==> flow/design.v <==
`timescale 1ns / 1ps
module HalfAdder(
    input a,  
    input b,  
    output f,  
    output carryOut  
    );
    xor(f, a, b);
    and(carryOut, a, b);
endmodule
`timescale 1ns / 1ps
module FullAdder(
    input a,
    input b,
    input carryIn,
    output sum,
    output carryOut
    );
    wire ha1Sum, ha1CarryOut, ha2CarryOut;
    HalfAdder halfAdder1(a, b, ha1Sum, ha1CarryOut);
    HalfAdder halfAdder2(ha1Sum, carryIn, sum, ha2CarryOut);
    or(carryOut, ha1CarryOut, ha2CarryOut);
endmodule
`timescale 1ns / 1ps
module MultiAnd16(
    input [15:0] a,
    input b,
    output [15:0] c
    );
    and(c[0], a[0], b);
    and(c[1], a[1], b);
    and(c[2], a[2], b);
    and(c[3], a[3], b);
    and(c[4], a[4], b);
    and(c[5], a[5], b);
    and(c[6], a[6], b);
    and(c[7], a[7], b);
    and(c[8], a[8], b);
    and(c[9], a[9], b);
    and(c[10], a[10], b);
    and(c[11], a[11], b);
    and(c[12], a[12], b);
    and(c[13], a[13], b);
    and(c[14], a[14], b);
    and(c[15], a[15], b);
endmodule
`timescale 1ns / 1ps
module MultiAdd15(
    input [14:0] a,
    input [14:0] b,
    input [14:0] carryIn,
    output [14:0] sum,
    output [14:0] carryOut
    );
    FullAdder fa0(a[0], b[0], carryIn[0], sum[0], carryOut[0]);  
    FullAdder fa1(a[1], b[1], carryIn[1], sum[1], carryOut[1]);
    FullAdder fa2(a[2], b[2], carryIn[2], sum[2], carryOut[2]);
    FullAdder fa3(a[3], b[3], carryIn[3], sum[3], carryOut[3]);
    FullAdder fa4(a[4], b[4], carryIn[4], sum[4], carryOut[4]);
    FullAdder fa5(a[5], b[5], carryIn[5], sum[5], carryOut[5]);
    FullAdder fa6(a[6], b[6], carryIn[6], sum[6], carryOut[6]);
    FullAdder fa7(a[7], b[7], carryIn[7], sum[7], carryOut[7]);
    FullAdder fa8(a[8], b[8], carryIn[8], sum[8], carryOut[8]);
    FullAdder fa9(a[9], b[9], carryIn[9], sum[9], carryOut[9]);
    FullAdder fa10(a[10], b[10], carryIn[10], sum[10], carryOut[10]);
    FullAdder fa11(a[11], b[11], carryIn[11], sum[11], carryOut[11]);
    FullAdder fa12(a[12], b[12], carryIn[12], sum[12], carryOut[12]);
    FullAdder fa13(a[13], b[13], carryIn[13], sum[13], carryOut[13]);
    FullAdder fa14(a[14], b[14], carryIn[14], sum[14], carryOut[14]);
endmodule
`timescale 1ns / 1ps
module ArrayMultiplier(
    input [15:0] a,
    input [15:0] b,
    output [31:0] f
    );
    wire [15:0] tmpAnd [0:15];
    wire [14:0] tmpSum [0:14];
    wire [14:0] tmpCarry [0:15];
    MultiAnd16 and0(a, b[0], tmpAnd[0]);
    MultiAnd16 and1(a, b[1], tmpAnd[1]);
    MultiAnd16 and2(a, b[2], tmpAnd[2]);
    MultiAnd16 and3(a, b[3], tmpAnd[3]);
    MultiAnd16 and4(a, b[4], tmpAnd[4]);
    MultiAnd16 and5(a, b[5], tmpAnd[5]);
    MultiAnd16 and6(a, b[6], tmpAnd[6]);
    MultiAnd16 and7(a, b[7], tmpAnd[7]);
    MultiAnd16 and8(a, b[8], tmpAnd[8]);
    MultiAnd16 and9(a, b[9], tmpAnd[9]);
    MultiAnd16 and10(a, b[10], tmpAnd[10]);
    MultiAnd16 and11(a, b[11], tmpAnd[11]);
    MultiAnd16 and12(a, b[12], tmpAnd[12]);
    MultiAnd16 and13(a, b[13], tmpAnd[13]);
    MultiAnd16 and14(a, b[14], tmpAnd[14]);
    MultiAnd16 and15(a, b[15], tmpAnd[15]);
    MultiAdd15 add0(tmpAnd[0][15:1], tmpAnd[1][14:0], 15'd0, tmpSum[0], tmpCarry[0]);
    MultiAdd15 add1({tmpAnd[1][15], tmpSum[0][14:1]}, tmpAnd[2][14:0], tmpCarry[0], tmpSum[1], tmpCarry[1]);
    MultiAdd15 add2({tmpAnd[2][15], tmpSum[1][14:1]}, tmpAnd[3][14:0], tmpCarry[1], tmpSum[2], tmpCarry[2]);
    MultiAdd15 add3({tmpAnd[3][15], tmpSum[2][14:1]}, tmpAnd[4][14:0], tmpCarry[2], tmpSum[3], tmpCarry[3]);
    MultiAdd15 add4({tmpAnd[4][15], tmpSum[3][14:1]}, tmpAnd[5][14:0], tmpCarry[3], tmpSum[4], tmpCarry[4]);
    MultiAdd15 add5({tmpAnd[5][15], tmpSum[4][14:1]}, tmpAnd[6][14:0], tmpCarry[4], tmpSum[5], tmpCarry[5]);
    MultiAdd15 add6({tmpAnd[6][15], tmpSum[5][14:1]}, tmpAnd[7][14:0], tmpCarry[5], tmpSum[6], tmpCarry[6]);
    MultiAdd15 add7({tmpAnd[7][15], tmpSum[6][14:1]}, tmpAnd[8][14:0], tmpCarry[6], tmpSum[7], tmpCarry[7]);
    MultiAdd15 add8({tmpAnd[8][15], tmpSum[7][14:1]}, tmpAnd[9][14:0], tmpCarry[7], tmpSum[8], tmpCarry[8]);
    MultiAdd15 add9({tmpAnd[9][15], tmpSum[8][14:1]}, tmpAnd[10][14:0], tmpCarry[8], tmpSum[9], tmpCarry[9]);
    MultiAdd15 add10({tmpAnd[10][15], tmpSum[9][14:1]}, tmpAnd[11][14:0], tmpCarry[9], tmpSum[10], tmpCarry[10]);
    MultiAdd15 add11({tmpAnd[11][15], tmpSum[10][14:1]}, tmpAnd[12][14:0], tmpCarry[10], tmpSum[11], tmpCarry[11]);
    MultiAdd15 add12({tmpAnd[12][15], tmpSum[11][14:1]}, tmpAnd[13][14:0], tmpCarry[11], tmpSum[12], tmpCarry[12]);
    MultiAdd15 add13({tmpAnd[13][15], tmpSum[12][14:1]}, tmpAnd[14][14:0], tmpCarry[12], tmpSum[13], tmpCarry[13]);
    MultiAdd15 add14({tmpAnd[14][15], tmpSum[13][14:1]}, tmpAnd[15][14:0], tmpCarry[13], tmpSum[14], tmpCarry[14]);
    FullAdder add15(tmpSum[14][1], tmpCarry[14][0], 1'b0, f[16], tmpCarry[15][0]);
    FullAdder add16(tmpSum[14][2], tmpCarry[14][1], tmpCarry[15][0], f[17], tmpCarry[15][1]);
    FullAdder add17(tmpSum[14][3], tmpCarry[14][2], tmpCarry[15][1], f[18], tmpCarry[15][2]);
    FullAdder add18(tmpSum[14][4], tmpCarry[14][3], tmpCarry[15][2], f[19], tmpCarry[15][3]);
    FullAdder add19(tmpSum[14][5], tmpCarry[14][4], tmpCarry[15][3], f[20], tmpCarry[15][4]);
    FullAdder add20(tmpSum[14][6], tmpCarry[14][5], tmpCarry[15][4], f[21], tmpCarry[15][5]);
    FullAdder add21(tmpSum[14][7], tmpCarry[14][6], tmpCarry[15][5], f[22], tmpCarry[15][6]);
    FullAdder add22(tmpSum[14][8], tmpCarry[14][7], tmpCarry[15][6], f[23], tmpCarry[15][7]);
    FullAdder add23(tmpSum[14][9], tmpCarry[14][8], tmpCarry[15][7], f[24], tmpCarry[15][8]);
    FullAdder add24(tmpSum[14][10], tmpCarry[14][9], tmpCarry[15][8], f[25], tmpCarry[15][9]);
    FullAdder add25(tmpSum[14][11], tmpCarry[14][10], tmpCarry[15][9], f[26], tmpCarry[15][10]);
    FullAdder add26(tmpSum[14][12], tmpCarry[14][11], tmpCarry[15][10], f[27], tmpCarry[15][11]);
    FullAdder add27(tmpSum[14][13], tmpCarry[14][12], tmpCarry[15][11], f[28], tmpCarry[15][12]);
    FullAdder add28(tmpSum[14][14], tmpCarry[14][13], tmpCarry[15][12], f[29], tmpCarry[15][13]);
    FullAdder add29(tmpAnd[15][15], tmpCarry[14][14], tmpCarry[15][13], f[30], f[31]);
    assign f[0] = tmpAnd[0][0];
    assign f[1] = tmpSum[0][0];
    assign f[2] = tmpSum[1][0];
    assign f[3] = tmpSum[2][0];
    assign f[4] = tmpSum[3][0];
    assign f[5] = tmpSum[4][0];
    assign f[6] = tmpSum[5][0];
    assign f[7] = tmpSum[6][0];
    assign f[8] = tmpSum[7][0];
    assign f[9] = tmpSum[8][0];
    assign f[10] = tmpSum[9][0];
    assign f[11] = tmpSum[10][0];
    assign f[12] = tmpSum[11][0];
    assign f[13] = tmpSum[12][0];
    assign f[14] = tmpSum[13][0];
    assign f[15] = tmpSum[14][0];
endmodule
`timescale 1ns / 1ps
module RippleAdder8(
    input [7:0] a,
    input [7:0] b,
    input carryIn,
    output [7:0] sum,
    output carryOut
    );
    wire tmpCarry [0:6];
    FullAdder fa0(a[0], b[0], carryIn, sum[0], tmpCarry[0]);  
    FullAdder fa1(a[1], b[1], tmpCarry[0], sum[1], tmpCarry[1]);
    FullAdder fa2(a[2], b[2], tmpCarry[1], sum[2], tmpCarry[2]);
    FullAdder fa3(a[3], b[3], tmpCarry[2], sum[3], tmpCarry[3]);
    FullAdder fa4(a[4], b[4], tmpCarry[3], sum[4], tmpCarry[4]);
    FullAdder fa5(a[5], b[5], tmpCarry[4], sum[5], tmpCarry[5]);
    FullAdder fa6(a[6], b[6], tmpCarry[5], sum[6], tmpCarry[6]);
    FullAdder fa7(a[7], b[7], tmpCarry[6], sum[7], carryOut);  
endmodule
`timescale 1ns / 1ps
module Adder32(
    input [31:0] a,
    input [31:0] b,
    output [31:0] sum,
    output carryOut
    );
    wire tmpCarry [0:2];
    RippleAdder8 add0(a[7:0], b[7:0], 1'b0, sum[7:0], tmpCarry[0]);
    RippleAdder8 add1(a[15:8], b[15:8], tmpCarry[0], sum[15:8], tmpCarry[1]);
    RippleAdder8 add2(a[23:16], b[23:16], tmpCarry[1], sum[23:16], tmpCarry[2]);
    RippleAdder8 add3(a[31:24], b[31:24], tmpCarry[2], sum[31:24], carryOut);
endmodule
`timescale 1ns / 1ps
module MACRegister(
    input clk,
    input rst,
    input [1:0] opcode,
    input [15:0] a,
    input [15:0] b,
    output [31:0] dataOut
    );
    reg [31:0] register;
    assign dataOut = register;
    wire [31:0] product;
    wire [31:0] sum;
    ArrayMultiplier multiplier(a, b, product);
    Adder32 adder(register, product, sum);
    always @ (posedge clk) begin
        if (rst)
            register <= 32'd0;
        else case (opcode)
            2'd1:  
                register <= {a, b};
            2'd2:  
                register <= sum;
        endcase
    end
endmodule
# == Tool chain data of MACRegister ==
# The steps from the RTL of MACRegister to its reports follow in flow order.
# Line numbers count from 1 in the design file above.
# Operators: Yosys type, input widths -> output width; for muxes data width and select width s.
# Library cell names are shortened.
# The mark -- stands for no value.
# inputs
design,MACRegister
clock,clk
cell_library,sky130hd
pvt_corner,tt_025C_1v80

# == After elaboration ==
# Yosys after proc, flatten, opt, wreduce and memory -nomap, before mapping. Memory bits, and registers merged into a memory's read port (data or address), are not among the register bits. Print and check cells are not counted. Equal cells are merged and count once.
# word_totals
ff_bits,32
inputBits,36
out_inout_bits,32
elab_cells,1567
# op_classes
n_eq,2
n_mux,1
bitwise,1562
reduce_and_logical,1
# op_table
cell,count
$and 1x1->1,781
$xor 1x1->1,527
$or 1x1->1,254
$pmux 32 s2,1
$eq 2x1->1 const B,1
$eq 2x2->1 const B,1
$reduce_bool 2->1,1

# == Longest topological paths ==
# Depth = most cells in a row (Yosys ltp): at word level without a register or memory, in the mapped netlist without a sequential cell, where the memories' decode and read muxes count.
# logic_depth
word_depth,65
abc_area,0
ltp_mapped,41

# == After synthesis ==
# Yosys stat after the flow's synthesis: flattened, memories mapped to cells. It holds for the ABC_AREA given above (unset counts as 0); a run with the other value may have another netlist.
# The area totals of this step are shown rounded.
# synth_totals
mapped_cells,934
synth_area_mm2,0.009185
seqArea_mm2,0.0006406
ffs,32
buffers,83
# by_type
type,count,type_area_um2
fa_1,254,5.08E+03
and2_1,192,1.2E+03
dfxtp_1,32,640.614
inv_1,161,604.33
nand2_1,92,345.331
buf_4,32,240.23
a211o_1,27,236.477
ha_1,18,225.216
clkbuf_1,42,157.651
a21oi_1,27,135.13
nor2_1,29,108.854
buf_6,4,45.043
nor2b_1,6,37.536
buf_2,5,25.024
a211oi_1,3,22.522
nor3_1,3,15.014
mux2_2,1,11.261
mux2i_1,1,10.01
# Not listed: further types 5, cells in them 5.
# The figures by module come from a second, unflattened synthesis with its own total; it is not the netlist above.
# hier_totals
hier_cells,1234
hier_area_mm2,0.01206
# Each row is one instance without its submodules.
# by_module
mod,instances,n_cells,area_mm2,mod_seq_area_mm2
HalfAdder,544,1,0.0000125,0
MultiAnd16,16,17,0.0001264,0
FullAdder,272,1,0.0000063,0
MACRegister,1,144,0.001526,0.0006406
Adder32,1,1,0.0000038,0
ArrayMultiplier,1,1,0.0000038,0
MultiAdd15,15,0,0,0
RippleAdder8,4,0,0,0

# == Path before layout ==
# Source: OpenSTA report_checks on the synthesized netlist (no wires, ideal clock, input and output delay 20% of the period each), path of least setup slack; recovery checks are left aside. Register names are those of the netlist, which keeps one name where synthesis merged equal registers.
# synth_timing
kind,input -> register
from,in b[1]
to,reg register[31]
period_ns,19.0
in_delay_ns,3.800
arrival_ns,18.835
required_time_ns,18.894
slack_ns,0.059
delay_ns,15.141
path_stages,38
n_path_buf,1
synth_period_reached_ns,18.941
# "delay_ns" = arrival - input delay + setup time.
# "path_stages": output pins that drive a net of the path, with the launching flip-flop's if there is one; two outputs of one cell count as two.
# "synth_period_reached_ns" = period - worst setup slack (recovery checks aside). The figure is calculated, with input and output delays left at 20% of the set period.
# Between the ends stands the longest chain of elaborated cells between them, by number of cells; it is not shown to be the way that was timed. Of several equally long chains one is given.
# Each line given opens the expression or statement behind the cell; cells for indexed reads and writes are added by Yosys, which also makes memories of some case tables.
# At most two assigning lines are given for a register; there are more.
# synth_between
path_cell_list,clkbuf_1 > and2_1 > ha_1 > inv_1 > fa_1 > inv_1 > fa_1 > fa_1 > fa_1 > fa_1 > fa_1 > fa_1 > fa_1 > fa_1 > fa_1 > fa_1 > fa_1 > fa_1 > (+2 left out) > fa_1 > fa_1 > fa_1 > fa_1 > fa_1 > fa_1 > fa_1 > fa_1 > fa_1 > fa_1 > fa_1 > fa_1 > fa_1 > fa_1 > fa_1 > fa_1 > xor2_1 > o311ai_0
elab_chain_cells,65
cone_cells,1265
lines_between,20
cone_classes,mux: 1; logic: 1264
# synth_rtl
item,line,text
"start, declared",180,"input [15:0] b,"
$and 1x1->1,44,"and(c[14], a[14], b);"
$xor 1x1->1 (28 in a row),8,"xor(f, a, b);"
$and 1x1->1,9,"and(carryOut, a, b);"
$or 1x1->1,22,"or(carryOut, ha1CarryOut, ha2CarryOut);"
$xor 1x1->1 (2 in a row),8,
$and 1x1->1,9,
$or 1x1->1,22,
(+23 left out),--,
$or 1x1->1,22,
$and 1x1->1,9,
$or 1x1->1,22,
$and 1x1->1,9,
$or 1x1->1,22,
$xor 1x1->1,8,
$pmux 32 s2,192,else case (opcode)
"end, assigned",194,"register <= {a, b};"
"end, assigned",196,register <= sum;
"end, declared",183,reg [31:0] register;

# == Timing after layout ==
# From the final timing report of run 1: the path of least setup slack in the routed layout; clock arrival at registers is part of the times.
# layout_timing
kind,input -> register
from,in a[14]
to,reg register[30]
period_ns,17.7
in_delay_ns,3.54
arrival_ns,17.33
required_time_ns,17.91
slack_ns,0.58
path_stages,39
n_path_buf,2
# Between the ends stands the longest chain of elaborated cells between them, by number of cells; it is not shown to be the way that was timed. Of several equally long chains one is given.
# At most two assigning lines are given for a register; there are more.
# layout_between
path_cell_list,buf_6 > buf_6 > and2_4 > ha_4 > inv_2 > fa_1 > inv_2 > fa_2 > fa_2 > fa_2 > fa_1 > fa_2 > fa_1 > fa_2 > fa_2 > fa_2 > fa_1 > fa_1 > (+3 left out) > fa_2 > fa_2 > fa_2 > fa_2 > fa_2 > fa_2 > fa_2 > fa_2 > fa_2 > fa_2 > fa_2 > fa_2 > fa_2 > fa_2 > fa_2 > fa_2 > a211o_1 > a21oi_1
elab_chain_cells,63
cone_cells,816
lines_between,5
cone_classes,mux: 1; logic: 815
# layout_rtl
item,line,text
"start, declared",179,"input [15:0] a,"
$and 1x1->1,44,"and(c[14], a[14], b);"
$xor 1x1->1 (28 in a row),8,"xor(f, a, b);"
$and 1x1->1,9,"and(carryOut, a, b);"
$or 1x1->1,22,"or(carryOut, ha1CarryOut, ha2CarryOut);"
$xor 1x1->1 (2 in a row),8,
$and 1x1->1,9,
$or 1x1->1,22,
(+21 left out),--,
$or 1x1->1,22,
$and 1x1->1,9,
$or 1x1->1,22,
$and 1x1->1,9,
$or 1x1->1,22,
$xor 1x1->1,8,
$pmux 32 s2,192,else case (opcode)
"end, assigned",194,"register <= {a, b};"
"end, assigned",196,register <= sum;
"end, declared",183,reg [31:0] register;

# 6 stored runs of MACRegister in the flow (synthesis by Yosys, layout by OpenROAD, sky130hd cells), in arbitrary order. Constraints: input delay and output delay 20% of the set period each, output load 0.01 pF.
# "period_less_ws_ns" is the run's clock period less its worst setup slack. It is reckoned from that one timing run; input and output delays stay at 20% of the period that was set.
# "worstPathTime_ns" = time allowed to the worst setup path (clock period - input delay - output delay, where it has them) - its slack; a late launch clock adds to it, a late capture clock takes from it.
# Values from the reports are rounded here.
# Among the settings, . means not set for that run.
# Results: . = not shown.
run name,CORE_UTILIZATION,SETUP_SLACK_MARGIN,period_ns,CAP_MARGIN,CORE_MARGIN,SLEW_MARGIN,ABC_AREA,CELL_PAD_IN_SITES_DETAIL_PLACEMENT,CTS_CLUSTER_DIAMETER,GPL_ROUTABILITY_DRIVEN,GPL_TIMING_DRIVEN,MAX_ROUTING_LAYER,CELL_PAD_IN_SITES_GLOBAL_PLACEMENT,CORE_ASPECT_RATIO,CTS_CLUSTER_SIZE,PLACE_DENSITY_LB_ADDON,TNS_END_PERCENT,MIN_ROUTING_LAYER,synthArea_mm2,dieArea_mm2,post_route_stdcell_area_mm2,post_route_util_pct,fin_ws_ns,final_hold_ws_ns,period_less_ws_ns,worstPathTime_ns,worst_setup_path_type
run 1,71,1.0,17.7,20,2,20,.,.,.,.,.,.,.,.,.,.,.,.,0.009185,0.01386,0.01032,81.8,0.583,0.480,17.117,13.58,input -> register
run 2,63,.,29.9,30,2,20,0,2,257,1,0,met4,.,.,.,.,.,.,.,.,.,.,.,.,.,.,.
run 3,63,.,20.0,30,2,20,1,2,257,1,1,met4,.,.,.,.,.,.,.,.,.,.,.,.,.,.,.
run 4,54,2.54,21.5,20,6,25,.,1,390,.,.,met4,2,0.98,88,0.08,75,.,0.009185,0.02028,0.009926,60.5,2.988,0.483,18.512,14.21,input -> register
run 5,41,.,28.3,30,10,20,0,.,320,.,0,met5,.,.,.,0.21,35,met1,0.009185,0.02879,0.01035,47.1,6.496,0.476,21.804,16.14,input -> register
run 6,54,-0.87,12.4,0,7,25,1,1,390,.,0,met5,1,0.98,88,0.08,75,met2,0.009593,0.02169,0.01085,62.1,-3.722,0.540,16.122,13.64,input -> register
# Run 2: no results, placement failed with DPL-0033
# Run 3: no results, placement failed with DPL-0033
